==> flow/design.v <==
`timescale 1ns / 1ps
module keycheck(
    input clk,
    input rst_n,
    input key,
    output reg key_v
);
    reg [2:0] key_cnt;
    always @(posedge clk or negedge rst_n) begin
        if (!rst_n)
            key_cnt <= 3'b000;
        else
            key_cnt <= {key_cnt[1:0], key};
    end
    always @(posedge clk or negedge rst_n) begin
        if (!rst_n)
            key_v <= 1'b0;
        else if (key_cnt == 3'b110)
            key_v <= 1'b1;
        else
            key_v <= 1'b0;
    end
endmodule
`timescale 1ns / 1ps
module snack_control(
    input clk,
    input rst_n,
    input key_r,
    input key_l,
    input key_u,
    input key_d,
    input [9:0] box_x,
    input [8:0] box_y,
    input [9:0] x_pos,
    input [8:0] y_pos,
    input [1:0] speed_mode,
    output reg drive,
    output  snack_r,
    output snake_head
    );
    wire key_r1;
    wire key_l1;
    wire key_u1;
    wire key_d1;
    reg [1:0] dir; 
    parameter right = 2'd0;
    parameter left = 2'd1;
    parameter up = 2'd2;
    parameter down = 2'd3;
    keycheck r_keycheck(
        .clk(clk),
        .rst_n(rst_n),
        .key(key_r),
        .key_v(key_r1)
    );
    keycheck l_keycheck(
        .clk(clk),
        .rst_n(rst_n),
        .key(key_l),
        .key_v(key_l1)
    );
    keycheck u_keycheck(
        .clk(clk),
        .rst_n(rst_n),
        .key(key_u),
        .key_v(key_u1)
    );
    keycheck d_keycheck(
        .clk(clk),
        .rst_n(rst_n),
        .key(key_d),
        .key_v(key_d1)
    );
    always @(posedge clk or negedge rst_n)
        if (!rst_n) dir <= right;
        else if (key_r1 && dir != left) dir <= right;
        else if (key_l1 && dir != right) dir <= left;
        else if (key_u1 && dir != down) dir <= up;
        else if (key_d1 && dir != up) dir <= down;
    reg [9:0] snack_x[19:0];
    reg [8:0] snack_y[19:0];
    reg [20:0] cnt_m; 
    reg [20:0]update_time;
    always @( posedge clk or negedge rst_n) begin
    if(!rst_n)
        update_time = 19'd4200;
      else begin
         case (speed_mode)
         2'b00: update_time <= 20'd6200;  
         2'b01: update_time <= 20'd4200;  
         2'b10: update_time <= 20'd3200;  
         endcase
        end
    end
     reg fin;
    always @(posedge clk or negedge rst_n)
        if (!rst_n) cnt_m <= 19'd0;
        else if (fin) cnt_m <= 19'd0;
        else if (cnt_m == update_time) cnt_m <= 19'd0;
        else cnt_m <= cnt_m + 19'd1;
    always @(posedge clk or negedge rst_n)
        if (!rst_n) begin
            snack_x[0] <= 10'd400;
            snack_y[0] <= 10'd300;
        end else if (cnt_m == update_time)
            case (dir)
                right: if (snack_x[0] >= 10'd799) snack_x[0] <= 10'd0;
                       else snack_x[0] <= snack_x[0] + 10'd5;
                left: if (snack_x[0] == 10'd0) snack_x[0] <= 10'd799;
                      else snack_x[0] <= snack_x[0] - 10'd5;
                up: if (snack_y[0] >= 10'd599) snack_y[0] <= 10'd0;
                    else snack_y[0] <= snack_y[0] + 10'd5;
                down: if (snack_y[0] == 10'd0) snack_y[0] <= 10'd599;
                      else snack_y[0] <= snack_y[0] - 10'd5;
            endcase
    always @(posedge clk or negedge rst_n)
        if (!rst_n) begin
            snack_x[1] <= 10'd0;
            snack_y[1] <= 10'd0;
            snack_x[2] <= 10'd0;
            snack_y[2] <= 10'd0;
            snack_x[3] <= 10'd0;
            snack_y[3] <= 10'd0;
            snack_x[4] <= 10'd0;
            snack_y[4] <= 10'd0;
            snack_x[5] <= 10'd0;
            snack_y[5] <= 10'd0;
            snack_x[6] <= 10'd0;
            snack_y[6] <= 10'd0;
            snack_x[7] <= 10'd0;
            snack_y[7] <= 10'd0;
            snack_x[8] <= 10'd0;
            snack_y[8] <= 10'd0;
            snack_x[9] <= 10'd0;
            snack_y[9] <= 10'd0;
            snack_x[10] <= 10'd0;
            snack_y[10] <= 10'd0;
            snack_x[11] <= 10'd0;
            snack_y[11] <= 10'd0;
            snack_x[12] <= 10'd0;
            snack_y[12] <= 10'd0;
            snack_x[13] <= 10'd0;
            snack_y[13] <= 10'd0;
            snack_x[14] <= 10'd0;
            snack_y[14] <= 10'd0;
            snack_x[15] <= 10'd0;
            snack_y[15] <= 10'd0;
            snack_x[16] <= 10'd0;
            snack_y[16] <= 10'd0;
            snack_x[17] <= 10'd0;
            snack_y[17] <= 10'd0;
            snack_x[18] <= 10'd0;
            snack_y[18] <= 10'd0;
            snack_x[19] <= 10'd0;
            snack_y[19] <= 10'd0;
        end else if (cnt_m == update_time) begin
            snack_x[1] <= snack_x[0];
            snack_y[1] <= snack_y[0];
            snack_x[2] <= snack_x[1];
            snack_y[2] <= snack_y[1];
            snack_x[3] <= snack_x[2];
            snack_y[3] <= snack_y[2];
            snack_x[4] <= snack_x[3];
            snack_y[4] <= snack_y[3];
            snack_x[5] <= snack_x[4];
            snack_y[5] <= snack_y[4];
            snack_x[6] <= snack_x[5];
            snack_y[6] <= snack_y[5];
            snack_x[7] <= snack_x[6];
            snack_y[7] <= snack_y[6];
            snack_x[8] <= snack_x[7];
            snack_y[8] <= snack_y[7];
            snack_x[9] <= snack_x[8];
            snack_y[9] <= snack_y[8];
            snack_x[10] <= snack_x[9];
            snack_y[10] <= snack_y[9];
            snack_x[11] <= snack_x[10];
            snack_y[11] <= snack_y[10];
            snack_x[12] <= snack_x[11];
            snack_y[12] <= snack_y[11];
            snack_x[13] <= snack_x[12];
            snack_y[13] <= snack_y[12];
            snack_x[14] <= snack_x[13];
            snack_y[14] <= snack_y[13];
            snack_x[15] <= snack_x[14];
            snack_y[15] <= snack_y[14];
            snack_x[16] <= snack_x[15];
            snack_y[16] <= snack_y[15];
            snack_x[17] <= snack_x[16];
            snack_y[17] <= snack_y[16];
            snack_x[18] <= snack_x[17];
            snack_y[18] <= snack_y[17];
            snack_x[19] <= snack_x[18];
            snack_y[19] <= snack_y[18];
        end
    reg [4:0] length;
    always @(posedge clk or negedge rst_n)
        if (!rst_n) begin
            length <= 5'd1;
            drive <= 1'd0;
        end else if (drive) drive <= 1'd0;
        else if (snack_x[0] >= box_x-10'd10&&snack_x[0]<=box_x+10'd10 && snack_y[0] >= box_y-10'd10&&snack_y[0]<=box_y+10'd10) begin
            drive <= 1'd1;
            if (length < 5'd20) length <= length + 5'd1;
            else length <= length;
        end
    always @(posedge clk or negedge rst_n)
        if (!rst_n) fin <= 1'b0;
        else if ((snack_x[0] == snack_x[1] && snack_y[0] == snack_y[1]) ||
                 (snack_x[0] == snack_x[2] && snack_y[0] == snack_y[2]) ||
                 (snack_x[0] == snack_x[3] && snack_y[0] == snack_y[3]) ||
                 (snack_x[0] == snack_x[4] && snack_y[0] == snack_y[4]) ||
                 (snack_x[0] == snack_x[5] && snack_y[0] == snack_y[5]) ||
                 (snack_x[0] == snack_x[6] && snack_y[0] == snack_y[6]) ||
                 (snack_x[0] == snack_x[7] && snack_y[0] == snack_y[7]) ||
                 (snack_x[0] == snack_x[8] && snack_y[0] == snack_y[8]) ||
                 (snack_x[0] == snack_x[9] && snack_y[0] == snack_y[9]) ||
                 (snack_x[0] == snack_x[10] && snack_y[0] == snack_y[10]) ||
                 (snack_x[0] == snack_x[11] && snack_y[0] == snack_y[11]) ||
                 (snack_x[0] == snack_x[12] && snack_y[0] == snack_y[12]) ||
                 (snack_x[0] == snack_x[13] && snack_y[0] == snack_y[13]) ||
                 (snack_x[0] == snack_x[14] && snack_y[0] == snack_y[14]) ||
                 (snack_x[0] == snack_x[15] && snack_y[0] == snack_y[15]) ||
                 (snack_x[0] == snack_x[16] && snack_y[0] == snack_y[16]) ||
                 (snack_x[0] == snack_x[17] && snack_y[0] == snack_y[17]) ||
                 (snack_x[0] == snack_x[18] && snack_y[0] == snack_y[18]) ||
                 (snack_x[0] == snack_x[19] && snack_y[0] == snack_y[19] )) fin <= 1'b1;
                      assign snack_r = (
                (x_pos >= snack_x[1]-10'd10 && x_pos <= snack_x[1]+10'd10)&&(y_pos >= snack_y[1]-10'd10 && y_pos <= snack_y[1]+10'd10)&&length > 5'd1)||
                ((x_pos >= snack_x[2]-10'd10 && x_pos <= snack_x[2]+10'd10)&&(y_pos >= snack_y[2]-10'd10 && y_pos <= snack_y[2]+10'd10)&&length > 5'd2)||
                ((x_pos >= snack_x[3]-10'd10 && x_pos <= snack_x[3]+10'd10)&&(y_pos >= snack_y[3]-10'd10 && y_pos <= snack_y[3]+10'd10)&&length > 5'd3)||
                ((x_pos >= snack_x[4]-10'd10 && x_pos <= snack_x[4]+10'd10)&&(y_pos >= snack_y[4]-10'd10 && y_pos <= snack_y[4]+10'd10)&&length > 5'd4)||
                ((x_pos >= snack_x[5]-10'd10 && x_pos <= snack_x[5]+10'd10)&&(y_pos >= snack_y[5]-10'd10 && y_pos <= snack_y[5]+10'd10)&&length > 5'd5)||
                ((x_pos >= snack_x[6]-10'd10 && x_pos <= snack_x[6]+10'd10)&&(y_pos >= snack_y[6]-10'd10 && y_pos <= snack_y[6]+10'd10)&&length > 5'd6)||
                ((x_pos >= snack_x[7]-10'd10 && x_pos <= snack_x[7]+10'd10)&&(y_pos >= snack_y[7]-10'd10 && y_pos <= snack_y[7]+10'd10)&&length > 5'd7)||
                ((x_pos >= snack_x[8]-10'd10 && x_pos <= snack_x[8]+10'd10)&&(y_pos >= snack_y[8]-10'd10 && y_pos <= snack_y[8]+10'd10)&&length > 5'd8)||
                ((x_pos >= snack_x[9]-10'd10 && x_pos <= snack_x[9]+10'd10)&&(y_pos >= snack_y[9]-10'd10 && y_pos <= snack_y[9]+10'd10)&&length > 5'd9)||
                ((x_pos >= snack_x[10]-10'd10 && x_pos <= snack_x[10]+10'd10)&&(y_pos >= snack_y[10]-10'd10 && y_pos <= snack_y[10]+10'd10)&&length > 5'd10)||
                ((x_pos >= snack_x[11]-10'd10 && x_pos <= snack_x[11]+10'd10)&&(y_pos >= snack_y[11]-10'd10 && y_pos <= snack_y[11]+10'd10)&&length > 5'd11)||
                ((x_pos >= snack_x[12]-10'd10 && x_pos <= snack_x[12]+10'd10)&&(y_pos >= snack_y[12]-10'd10 && y_pos <= snack_y[12]+10'd10)&&length > 5'd12)||
                ((x_pos >= snack_x[13]-10'd10 && x_pos <= snack_x[13]+10'd10)&&(y_pos >= snack_y[13]-10'd10 && y_pos <= snack_y[13]+10'd10)&&length > 5'd13)||
                ((x_pos >= snack_x[14]-10'd10 && x_pos <= snack_x[14]+10'd10)&&(y_pos >= snack_y[14]-10'd10 && y_pos <= snack_y[14]+10'd10)&&length > 5'd14)||
                ((x_pos >= snack_x[15]-10'd10 && x_pos <= snack_x[15]+10'd10)&&(y_pos >= snack_y[15]-10'd10 && y_pos <= snack_y[15]+10'd10)&&length > 5'd15)||
                ((x_pos >= snack_x[16]-10'd10 && x_pos <= snack_x[16]+10'd10)&&(y_pos >= snack_y[16]-10'd10 && y_pos <= snack_y[16]+10'd10)&&length > 5'd16)||
                ((x_pos >= snack_x[17]-10'd10 && x_pos <= snack_x[17]+10'd10)&&(y_pos >= snack_y[17]-10'd10 && y_pos <= snack_y[17]+10'd10)&&length > 5'd17)||
                ((x_pos >= snack_x[18]-10'd10 && x_pos <= snack_x[18]+10'd10)&&(y_pos >= snack_y[18]-10'd10 && y_pos <= snack_y[18]+10'd10)&&length > 5'd18)||
                ((x_pos >= snack_x[19]-10'd10 && x_pos <= snack_x[19]+10'd10)&&(y_pos >= snack_y[19]-10'd10 && y_pos <= snack_y[19]+10'd10)&&length > 5'd19);
                  assign snake_head=((x_pos >= snack_x[0]-10'd10 && x_pos <= snack_x[0]+10'd10)&&(y_pos >= snack_y[0]-10'd10 && y_pos <= snack_y[0]+10'd10));
endmodule
`timescale 1ns / 1ps
module random(
    input clk,
    input rst_n,
    output reg [8:0] rand_num
    );
    always @(posedge clk or negedge rst_n)
        if (!rst_n) rand_num <= 9'd132;
        else begin
            rand_num[0] <= rand_num[8];
            rand_num[1] <= rand_num[0];
            rand_num[2] <= rand_num[1];
            rand_num[3] <= rand_num[2];
            rand_num[4] <= rand_num[3] ^ rand_num[8];
            rand_num[5] <= rand_num[4] ^ rand_num[8];
            rand_num[6] <= rand_num[5] ^ rand_num[8];
            rand_num[7] <= rand_num[6];
            rand_num[8] <= rand_num[7];
            if (rand_num > 9'd240)
                rand_num <= rand_num % 9'd240;
        end
endmodule
`timescale 1ns / 1ps
module box_create(
    input clk,
    input rst_n,
    input [8:0] rand_num,
    input rand_drive,
    output reg [9:0] rand_x,
    output reg [9:0] rand_y
    );
    reg flag;
    always @(posedge clk or negedge rst_n)
        if (!rst_n) begin
            rand_x <= 9'd300;
            rand_y <= 9'd300;
            flag <= 1'b0;
        end else if (rand_drive) begin
            flag <= 1'b1;
            rand_x <= rand_num;
        end else if (flag == 1'b1) begin
            rand_y <= rand_num;
            flag <= 1'b0;
        end
endmodule
`timescale 1ns / 1ps
module random_box(
    input clk,
    input rst_n,
    input drive,
    output wire [9:0] box_x,
    output wire [9:0] box_y
    );
    wire [8:0] rand_num;
    random U1_random(
        .clk(clk),
        .rst_n(rst_n),
        .rand_num(rand_num)
    );
    wire [9:0] rand_x;
    wire [9:0] rand_y;
    box_create U1_box_create(
        .clk(clk),
        .rst_n(rst_n),
        .rand_num(rand_num),
        .rand_drive(drive),
        .rand_x(rand_x),
        .rand_y(rand_y)
    );
    assign box_x = rand_x;
    assign box_y = rand_y;
endmodule
`timescale 1ns / 1ps
module PS2(
	input clk, rst,
	input ps2_clk, ps2_data,
	output reg up, left, right, down
	);
reg ps2_clk_falg0, ps2_clk_falg1, ps2_clk_falg2;
wire negedge_ps2_clk = !ps2_clk_falg1 & ps2_clk_falg2;
reg negedge_ps2_clk_shift;
reg [9:0] data;
reg data_break, data_done, data_expand;
reg[7:0]temp_data;
reg[3:0]num;
always@(posedge clk or posedge rst)begin
	if(rst)begin
		ps2_clk_falg0<=1'b0;
		ps2_clk_falg1<=1'b0;
		ps2_clk_falg2<=1'b0;
	end
	else begin
		ps2_clk_falg0<=ps2_clk;
		ps2_clk_falg1<=ps2_clk_falg0;
		ps2_clk_falg2<=ps2_clk_falg1;
	end
end
always@(posedge clk or posedge rst)begin
	if(rst)
		num<=4'd0;
	else if (num==4'd11)
		num<=4'd0;
	else if (negedge_ps2_clk)
		num<=num+1'b1;
end
always@(posedge clk)begin
	negedge_ps2_clk_shift<=negedge_ps2_clk;
end
always@(posedge clk or posedge rst)begin
	if(rst)
		temp_data<=8'd0;
	else if (negedge_ps2_clk_shift)begin
		case(num)
			4'd2 : temp_data[0]<=ps2_data;
			4'd3 : temp_data[1]<=ps2_data;
			4'd4 : temp_data[2]<=ps2_data;
			4'd5 : temp_data[3]<=ps2_data;
			4'd6 : temp_data[4]<=ps2_data;
			4'd7 : temp_data[5]<=ps2_data;
			4'd8 : temp_data[6]<=ps2_data;
			4'd9 : temp_data[7]<=ps2_data;
			default: temp_data<=temp_data;
		endcase
	end
	else temp_data<=temp_data;
end
always@(posedge clk or posedge rst)begin
	if(rst)begin
		data_break<=1'b0;
		data<=10'd0;
		data_done<=1'b0;
		data_expand<=1'b0;
	end
	else if(num==4'd11)begin
		if(temp_data==8'hE0)begin
			data_expand<=1'b1;
		end
		else if(temp_data==8'hF0)begin
			data_break<=1'b1;
		end
		else begin
			data<={data_expand,data_break,temp_data};
			data_done<=1'b1;
			data_expand<=1'b0;
			data_break<=1'b0;
		end
	end
	else begin
		data<=data;
		data_done<=1'b0;
		data_expand<=data_expand;
		data_break<=data_break;
	end
end
always @(posedge clk or posedge rst) begin
	if (rst) begin
		up <= 1'b0; left <= 1'b0; right <= 1'b0; down <= 1'b0;
	end
	else case (data)
        10'h275:down <= 1;
        10'h375:down <= 0;
        10'h26B:left <= 1;
        10'h36B:left <= 0;
        10'h274:right <= 1;
        10'h374:right <= 0;
        10'h272:up<=1;
        10'h372:up<=0;
    endcase
end
endmodule
`timescale 1ns / 1ps
module VGA(
	input clk,                    
	input rst,
	input [11:0]Din,			 
	output reg [8:0]row,		 
	output reg [9:0]col,		 
	output reg rdn,			 
	output reg [3:0]R, G, B, 
	output reg HS, VS			 
   );
reg [9:0] h_count;  
	always @ (posedge clk) begin
		if (rst)  h_count <= 10'h0;
		else if  (h_count == 10'd799)
					 h_count <= 10'h0;
			  else h_count <= h_count + 10'h1;
	end
reg [9:0] v_count;  
	always @ (posedge clk or posedge rst) begin
		if (rst)  v_count <= 10'h0;
		else if  (h_count == 10'd799) begin
					if (v_count == 10'd524) v_count <= 10'h0;
					else v_count <= v_count + 10'h1;
		end
	end
wire	[9:0] row_addr = v_count - 10'd35;		 
wire	[9:0] col_addr = h_count - 10'd143;		 
wire			h_sync = (h_count > 10'd95);		 
wire			v_sync = (v_count > 10'd1);		 
wire			read   = (h_count > 10'd142) &&	 
							(h_count < 10'd783) &&	 
							(v_count > 10'd34)  &&	 
							(v_count < 10'd525);		 
always @ (posedge clk) begin
	row <= row_addr[8:0];	 
	col <= col_addr;			 
	rdn <= ~read;				 
	HS  <= h_sync;				 
	VS  <= v_sync;				 
	R   <= rdn ? 4'h0 : Din[3:0];		 
	G	 <= rdn ? 4'h0 : Din[7:4];		 
	B	 <= rdn ? 4'h0 : Din[11:8];	 
end
endmodule
`timescale 1ns / 1ps
module draw_snake(
    input clk,
    input rdn,
    input [8:0] row,
    input [9:0] col,
    input rst_n,
    input [9:0] box_x,
    input [8:0] box_y,
    output reg [11:0] pixel,
    input snake_r,
    input snake_head
    );
    parameter RED = 12'b0000_0000_1111;
    parameter GREEN = 12'b0000_1111_0000;
    parameter BLUE = 12'b1111_0000_0000;
    parameter YELLOW = 12'b0000_1111_1111;
    always @(posedge clk ) begin
        if (rst_n==0) pixel <= YELLOW;
        else if (!rdn) begin 
        if(snake_head) pixel<=YELLOW;
          else  if (snake_r) pixel <= GREEN; 
            else if (col >= box_x-10'd10 &&col<=box_x+10'd10 && row>=box_y-10'd10&& row<=box_y+10'd10) pixel <= RED; 
            else pixel <= 12'h000; 
        end
    end
endmodule
`timescale 1ns / 1ps
module Bpmusic(
input key,
input clk,
output reg beep
);
reg [15:0] cnt;
reg [15:0] prediv;
reg [12:0] delay;
always @(posedge clk) begin
if (key == 1'b1) begin
	beep <= 1'b0;
	delay <= 13'd0;
	cnt <= 16'd0;
	prediv <= 16'hBA9E;
end
else begin
	cnt <= cnt + 1'b1;
	if (cnt == prediv) begin
		beep <= ~beep;
		cnt <= 0;
		delay <= delay +1'b1;
		case(delay)
			13'd1000:prediv <= 16'hA648;
			13'd2000:prediv <= 16'h941F;
			13'd3000:prediv <= 16'h8BCF;
			13'd4000:prediv <= 16'h7C90;
			13'd5000:prediv <= 16'h6EFA;
			13'd6000:prediv <= 16'h62DD;
			13'd7000:begin
				prediv <= 16'hBA9E;
				delay <= 13'd0;
				end
			default : prediv <= prediv;
			endcase
	end
end 
end
endmodule
`timescale 1ns / 1ps
module snack(
    input ps2_data,
    input ps2_clk,
    input clk,
    input [1:0] speed_mode,
    input rst_n,
    input key,
    output hsync,
    output vsync,
    output beep,
    output [3:0] vga_r,
    output [3:0] vga_g,
    output [3:0] vga_b
    );
    wire key_r,key_l,key_u,key_d;
    PS2 ps2(.clk(clk),.rst(!rst_n),.ps2_clk(ps2_clk),.ps2_data(ps2_data),.up(key_u),.left(key_l),.right(key_r),.down(key_d));
    wire [9:0] col;
    wire [8:0] row;
    wire [9:0] box_x;
    wire [8:0] box_y;
    wire drive;
    wire snake_r;
    wire snake_head;
    snack_control u1_snack_control(
        .clk(clk),
        .rst_n(rst_n),
        .key_r(key_r),
        .key_l(key_l),
        .key_u(key_u),
        .key_d(key_d),
        .box_x(box_x),
        .box_y(box_y),
        .x_pos(col),
        .y_pos(row),
        .speed_mode(speed_mode),
        .drive(drive),
        .snack_r(snake_r),
        .snake_head(snake_head)
                  );
    random_box u1_random_box(
        .clk(clk),
        .rst_n(rst_n),
        .drive(drive), 
        .box_x(box_x), 
        .box_y(box_y)
    );
    wire [11:0] pixel;
    wire rdn;
    reg control_signal;
    wire [3:0]vga_r1;
    wire [3:0]vga_g1;
    wire [3:0]vga_b1;
    wire hsync1;
    wire vsync1;
    wire [3:0]vga_r2;
    wire [3:0]vga_g2;
    wire [3:0]vga_b2;
    wire hsync2;
    wire vsync2;
    VGA vga0(
        .clk(clk),
        .rst(!rst_n),
        .R(vga_r1),
        .G(vga_g1),
        .B(vga_b1),
        .HS(hsync1),
        .VS(vsync1),
        .row(row),
        .col(col),
        .rdn(rdn),
        .Din(pixel)
    );
    assign vga_r2 = 4'h0;
    assign vga_g2 = 4'h0;
    assign vga_b2 = 4'h0;
    assign hsync2 = 1'b0;
    assign vsync2 = 1'b0;
    draw_snake draw(
        .clk(clk),
        .rdn(rdn),
        .row(row),
        .col(col),
        .rst_n(rst_n),
        .box_x(box_x),
        .box_y(box_y),
        .pixel(pixel),
        .snake_r(snake_r),
        .snake_head(snake_head)
    );
    always @(posedge clk or negedge rst_n) begin
        if (!rst_n) begin
            control_signal <= 1'b0;  
        end else begin
            control_signal <=1'b1;
        end
    end
    assign vga_r = control_signal ? vga_r1 : vga_r2;
    assign vga_g = control_signal ? vga_g1 : vga_g2;
    assign vga_b = control_signal ? vga_b1 : vga_b2;
    assign hsync = control_signal ? hsync1 : hsync2;
    assign vsync = control_signal ? vsync1 : vsync2;
    Bpmusic music (
    .clk(clk),
    .key(key),
    .beep(beep)
    );
endmodule
## Tool chain data of snack

The steps from the RTL of snack to its reports follow in flow order.
Lines are those of the file above, counted from 1.
Library cell names are shortened.
Not given: --

- Top module: snack
- Clock input: clk
- Standard-cell library: sky130hd
- Corner: tt_025C_1v80

## After elaboration

Counts by Yosys on the flattened word-level netlist (proc, flatten, opt, wreduce). Print and check cells are left out. Cells with the same type and inputs are merged into one.

- Div/mod/pow operators: 1
- Equality and inequality tests: 81
- Muxes and demuxes: 49
- Order comparisons: 117
- Bitwise operators: 10
- Add/subtract/negate cells: 97
- Reduce/logical cells: 181

Operators by type and width:

| cell | count |
|---|---|
| greater-or-equal comparator 10 bit | 22 |
| less-or-equal comparator 10 bit | 22 |
| greater-or-equal comparator 9 x 10 -> 1 bit | 22 |
| less-or-equal comparator 9 x 10 -> 1 bit | 22 |
| adder 9 x 4 -> 10 bit (second input constant) | 22 |
| subtractor 9 x 4 -> 10 bit (second input constant) | 22 |
| adder 10 x 4 -> 10 bit (second input constant) | 20 |
| subtractor 10 x 4 -> 10 bit (second input constant) | 20 |
| == test 10 bit | 19 |
| == test 9 bit | 19 |
| case mux 16 bit (select 7 bit) | 1 |
| logical AND 1 bit | 111 |
| == test 10 bit (second input constant) | 10 |
| remainder unit 9 x 8 -> 9 bit (second input constant) | 1 |
| case mux 21 bit (select 3 bit) | 1 |
| two-way mux 21 bit | 2 |
| greater-than comparator 5 x 4 -> 1 bit (second input constant) | 8 |
| == test 13 bit (second input constant) | 3 |
| logical OR 1 bit | 36 |
| two-way mux 10 bit | 3 |
| AND reduction 2 bit | 14 |
| == test 13 x 12 -> 1 bit (second input constant) | 2 |
| two-way mux 12 bit | 2 |
| two-way mux 4 bit | 6 |
| adder 21 x 1 -> 21 bit (second input constant) | 1 |
| == test 21 bit | 1 |
| two-way mux 1 bit | 21 |
| adder 10 x 1 -> 10 bit (second input constant) | 2 |

Not listed: further kinds 54, cells in them 101.

- Bits in registers: 620
- Bits of input ports: 7
- Cells after elaboration: 630

## Depth

Yosys ltp: most cells in a row. Word level: on the elaborated netlist, between registers, memories and ports. Mapped: between sequential cells and ports; inverters and the memories' decode and read muxes count.

- Depth in word-level cells: 25
- ABC_AREA: 0
- Gate-level depth with buffers: 16
- Gate-level depth less buffers: 16

## Synthesis result

Yosys stat after the flow's synthesis: flattened, memories mapped to cells. It holds for the ABC_AREA given above (unset counts as 0); a run with the other value may have another netlist.
Totals and module areas in this step are rounded.

- Synthesis area: 54980 sq um
- Flip-flops: 584
- Standard cells after synthesis: 6698
- Buffer cells: 445

Cell types:

| cell | count | total area (sq um) |
|---|---|---|
| dfrtp_1 | 481 | 1.2E+04 |
| ha_1 | 868 | 1.09E+04 |
| nand2_1 | 1204 | 4.52E+03 |
| xor2_1 | 503 | 4.41E+03 |
| xnor2_1 | 499 | 4.37E+03 |
| o21ai_0 | 382 | 1.91E+03 |
| dfxtp_1 | 83 | 1.66E+03 |
| clkbuf_1 | 366 | 1.37E+03 |
| nor2_1 | 366 | 1.37E+03 |
| a21oi_1 | 251 | 1.26E+03 |
| nand4_1 | 164 | 1.03E+03 |
| inv_1 | 227 | 852.067 |
| nand3_1 | 141 | 705.677 |
| nor4_1 | 111 | 694.416 |
| a21o_1 | 89 | 668.141 |
| nor3_1 | 111 | 555.533 |
| dfstp_2 | 20 | 525.504 |
| nor2b_1 | 78 | 487.968 |

Not listed: further types 69, cells in them 754.
By module: a second synthesis without flattening, with its own total; a netlist apart from the flattened one above.

- Cell total of the unflattened synthesis: 6872
- Area (unflattened synthesis): 56620 sq um

Rows give one instance, submodules left out.

Modules:

| module | area (sq um) | sequential area (sq um) | times used | cells |
|---|---|---|---|---|
| snack_control | 47180 | 10400 | 1 | 5925 |
| Bpmusic | 2592 | 920.9 | 1 | 311 |
| VGA | 2162 | 1131 | 1 | 210 |
| draw_snake | 1449 | 40.0 | 1 | 191 |
| PS2 | 1431 | 795.8 | 1 | 112 |
| box_create | 777.0 | 485.5 | 1 | 43 |
| random | 454.2 | 227.7 | 1 | 42 |
| keycheck | 108.9 | 100.1 | 4 | 5 |
| snack | 143.9 | 25.0 | 1 | 18 |
| random_box | 0.0 | 0.0 | 1 | 0 |

## Path before layout

Source: OpenSTA report_checks on the synthesized netlist (no wires, ideal clock, input and output delay 20% of the period each), path of least setup slack; recovery checks are left aside. Register names are those of the netlist, which keeps one name where synthesis merged equal registers.

- Path type: input to register
- Start: input key
- End: register music.cnt[10]
- Path buffers: 2
- Launch time at the first pin: 8.000 ns
- Driving pins on the path: 5
- Input delay: 8.000 ns
- Arrival: 8.772 ns
- Clock period: 40.0 ns
- Delay of the path: 0.900 ns
- Setup slack: 31.100 ns
- Synthesis period reached: 8.9 ns

"delay of the path" is the arrival time less input delay plus setup time.
"driving pins on the path": output pins that drive a net of the path, with the launching flip-flop's if there is one; two outputs of one cell count as two.
"synthesis period reached" is the clock period less the worst setup slack; recovery checks do not enter. This is arithmetic on one report: input and output delays are still those of the set period (20% each).
The rows between start and end are the longest chain of elaborated cells between them; the timing report does not say that the signal goes this way. Where chains are equally long, one stands for them.
Each line given opens the expression or statement behind the cell; cells for indexed reads and writes are added by Yosys, which also makes memories of some case tables.
A register here has more assigning lines than the two given.

- Cells stage by stage: clkbuf_1 inv_1 nand2_1 clkbuf_1 nor2_1
- Cells in the longest elaborated chain: 1
- Elaborated cells between the ends (all ways): 1
- RTL lines with such cells: 0
- Those cells by class: reduce/logical: 1

RTL lines, path after synthesis:

| item | RTL line | RTL |
|---|---|---|
| start: declaration | 538 | `input key,` |
| OR reduction 2 bit | -- |  |
| end: assignment | 505 | `cnt <= 16'd0;` |
| end: assignment | 509 | `cnt <= cnt + 1'b1;` |
| end: declaration | 498 | `reg [15:0] cnt;` |

## Timing after layout

Path of least setup slack in the final report of flow run 1 (OpenROAD, finished layout, wires in). Where an end is a register, its clock arrival counts in the times.

- Path type: register to register
- Start: register vga0.row[5]
- End: register draw.pixel[6]
- Arrival: 5.10 ns
- Path buffers: 1
- Launch time at the first pin: 0.70 ns
- Driving pins on the path: 11
- Setup slack: 5.80 ns
- Clock period: 10.3 ns

The rows between start and end are the longest chain of elaborated cells between them; the timing report does not say that the signal goes this way. Where chains are equally long, one stands for them.
A register here has more assigning lines than the two given.

- Cells stage by stage: dfxtp_2 buf_4 ha_1 a211oi_1 a31oi_1 a2111oi_2 or4_1 nand4_1 or4_1 or3_1 o32a_1
- Cells in the longest elaborated chain: 24
- Elaborated cells between the ends (all ways): 119
- RTL lines with such cells: 23
- Those cells by class: compare: 40; mux: 2; reduce/logical: 77

RTL lines, path after layout:

| item | RTL line | RTL |
|---|---|---|
| start: declaration | 425 | `output reg [8:0]row,` |
| start: assignment | 455 | `row <= row_addr[8:0];` |
| greater-or-equal comparator 9 x 10 -> 1 bit | 229 | `(x_pos >= snack_x[1]-10'd10 && x_pos <= snack_x[1]+10'd10)&&(y_pos >= snack_y[1]-10'd10 && y_pos <= snack_y[1] ...` |
| logical AND 1 bit (3 in a row) | 229 |  |
| logical OR 1 bit (18 in a row) | 228 | `assign snack_r = (` |
| two-way mux 12 bit | 486 | `else  if (snake_r) pixel <= GREEN;` |
| two-way mux 12 bit | 485 | `if(snake_head) pixel<=YELLOW;` |
| end: assignment | 485 |  |
| end: assignment | 486 |  |
| end: declaration | 474 | `output reg [11:0] pixel,` |

Lab notebook: snack

Stored flow runs of snack (2 of them; Yosys, OpenROAD, sky130hd). They differ in their settings and are not a sequence. Constraints: input delay and output delay 20% of the set period each, output load 0.01 pF.
By "clock period reached" is meant the clock period of the run minus its worst setup slack. This is arithmetic on one report: input and output delays are still those of the set period (20% each).
"critical setup path time" = time allowed to the worst setup path (clock period - input delay - output delay, where it has them) - its slack; a late launch clock adds to it, a late capture clock takes from it.
The results are shown rounded.

### Flow run 1

==> flow/run.sh <==
#!/bin/bash
# the make line also repeats the synthesis and layout settings of config.mk as NAME=value (left out here)
make -C /OpenROAD-flow-scripts/flow DESIGN_CONFIG=/design/flow/config.mk WORK_HOME=/design/flow/orfs CLKGATE_MAP_FILE= finish
==> flow/config.mk <==
export PLATFORM = sky130hd
export DESIGN_NAME = snack
export DESIGN_NICKNAME = snack
export VERILOG_FILES = /design/flow/design.v
export SDC_FILE = /design/flow/constraint.sdc
export NUM_CORES = 4
export LEC_CHECK = 0
export CAP_MARGIN = 20
export CORE_MARGIN = 2
export CORE_UTILIZATION = 40
export SETUP_SLACK_MARGIN = 0.51
export SLEW_MARGIN = 20
==> flow/constraint.sdc <==
create_clock -name core_clock -period 10.3 [get_ports {clk}]
set_input_delay 2.0600 -clock core_clock [delete_from_list [all_inputs] [get_ports {clk}]]
set_output_delay 2.0600 -clock core_clock [all_outputs]
set_load 0.01 [all_outputs]

Results of flow run 1:
- Overall die area: 140400 sq um
- Post-route utilization: 43.2 %
- Worst setup slack after layout: 5.801 ns
- Total negative setup slack: 0.000 ns
- Lowest hold slack: 0.366 ns
- Clock period reached: 4.499 ns
- Mapped cell area after synthesis: 54980 sq um
- Std-cell area (final layout): 59150 sq um
- Critical setup path time: 4.50 ns
- Critical path type: register to register

### Flow run 2

==> flow/run.sh <==
#!/bin/bash
# the make line also repeats the synthesis and layout settings of config.mk as NAME=value (left out here)
make -C /OpenROAD-flow-scripts/flow DESIGN_CONFIG=/design/flow/config.mk WORK_HOME=/design/flow/orfs CLKGATE_MAP_FILE= finish
==> flow/config.mk <==
export PLATFORM = sky130hd
export DESIGN_NAME = snack
export DESIGN_NICKNAME = snack
export VERILOG_FILES = /design/flow/design.v
export SDC_FILE = /design/flow/constraint.sdc
export NUM_CORES = 4
export LEC_CHECK = 0
export CAP_MARGIN = 30
export CELL_PAD_IN_SITES_GLOBAL_PLACEMENT = 0
export CORE_MARGIN = 10
export CORE_UTILIZATION = 50
export GPL_ROUTABILITY_DRIVEN = 1
export MAX_ROUTING_LAYER = met4
export MIN_ROUTING_LAYER = met2
export PLACE_DENSITY_LB_ADDON = 0.09
export SLEW_MARGIN = 25
==> flow/constraint.sdc <==
create_clock -name core_clock -period 5.93 [get_ports {clk}]
set_input_delay 1.1860 -clock core_clock [delete_from_list [all_inputs] [get_ports {clk}]]
set_output_delay 1.1860 -clock core_clock [all_outputs]
set_load 0.01 [all_outputs]

Results of flow run 2:
- Post-route utilization: 54.1 %
- Overall die area: 123600 sq um
- Clock period reached: 4.665 ns
- Std-cell area (final layout): 58950 sq um
- Total negative setup slack: 0.000 ns
- Critical setup path time: 4.67 ns
- Critical path type: register to register
- Lowest hold slack: 0.347 ns
- Worst setup slack after layout: 1.265 ns
- Mapped cell area after synthesis: 54980 sq um
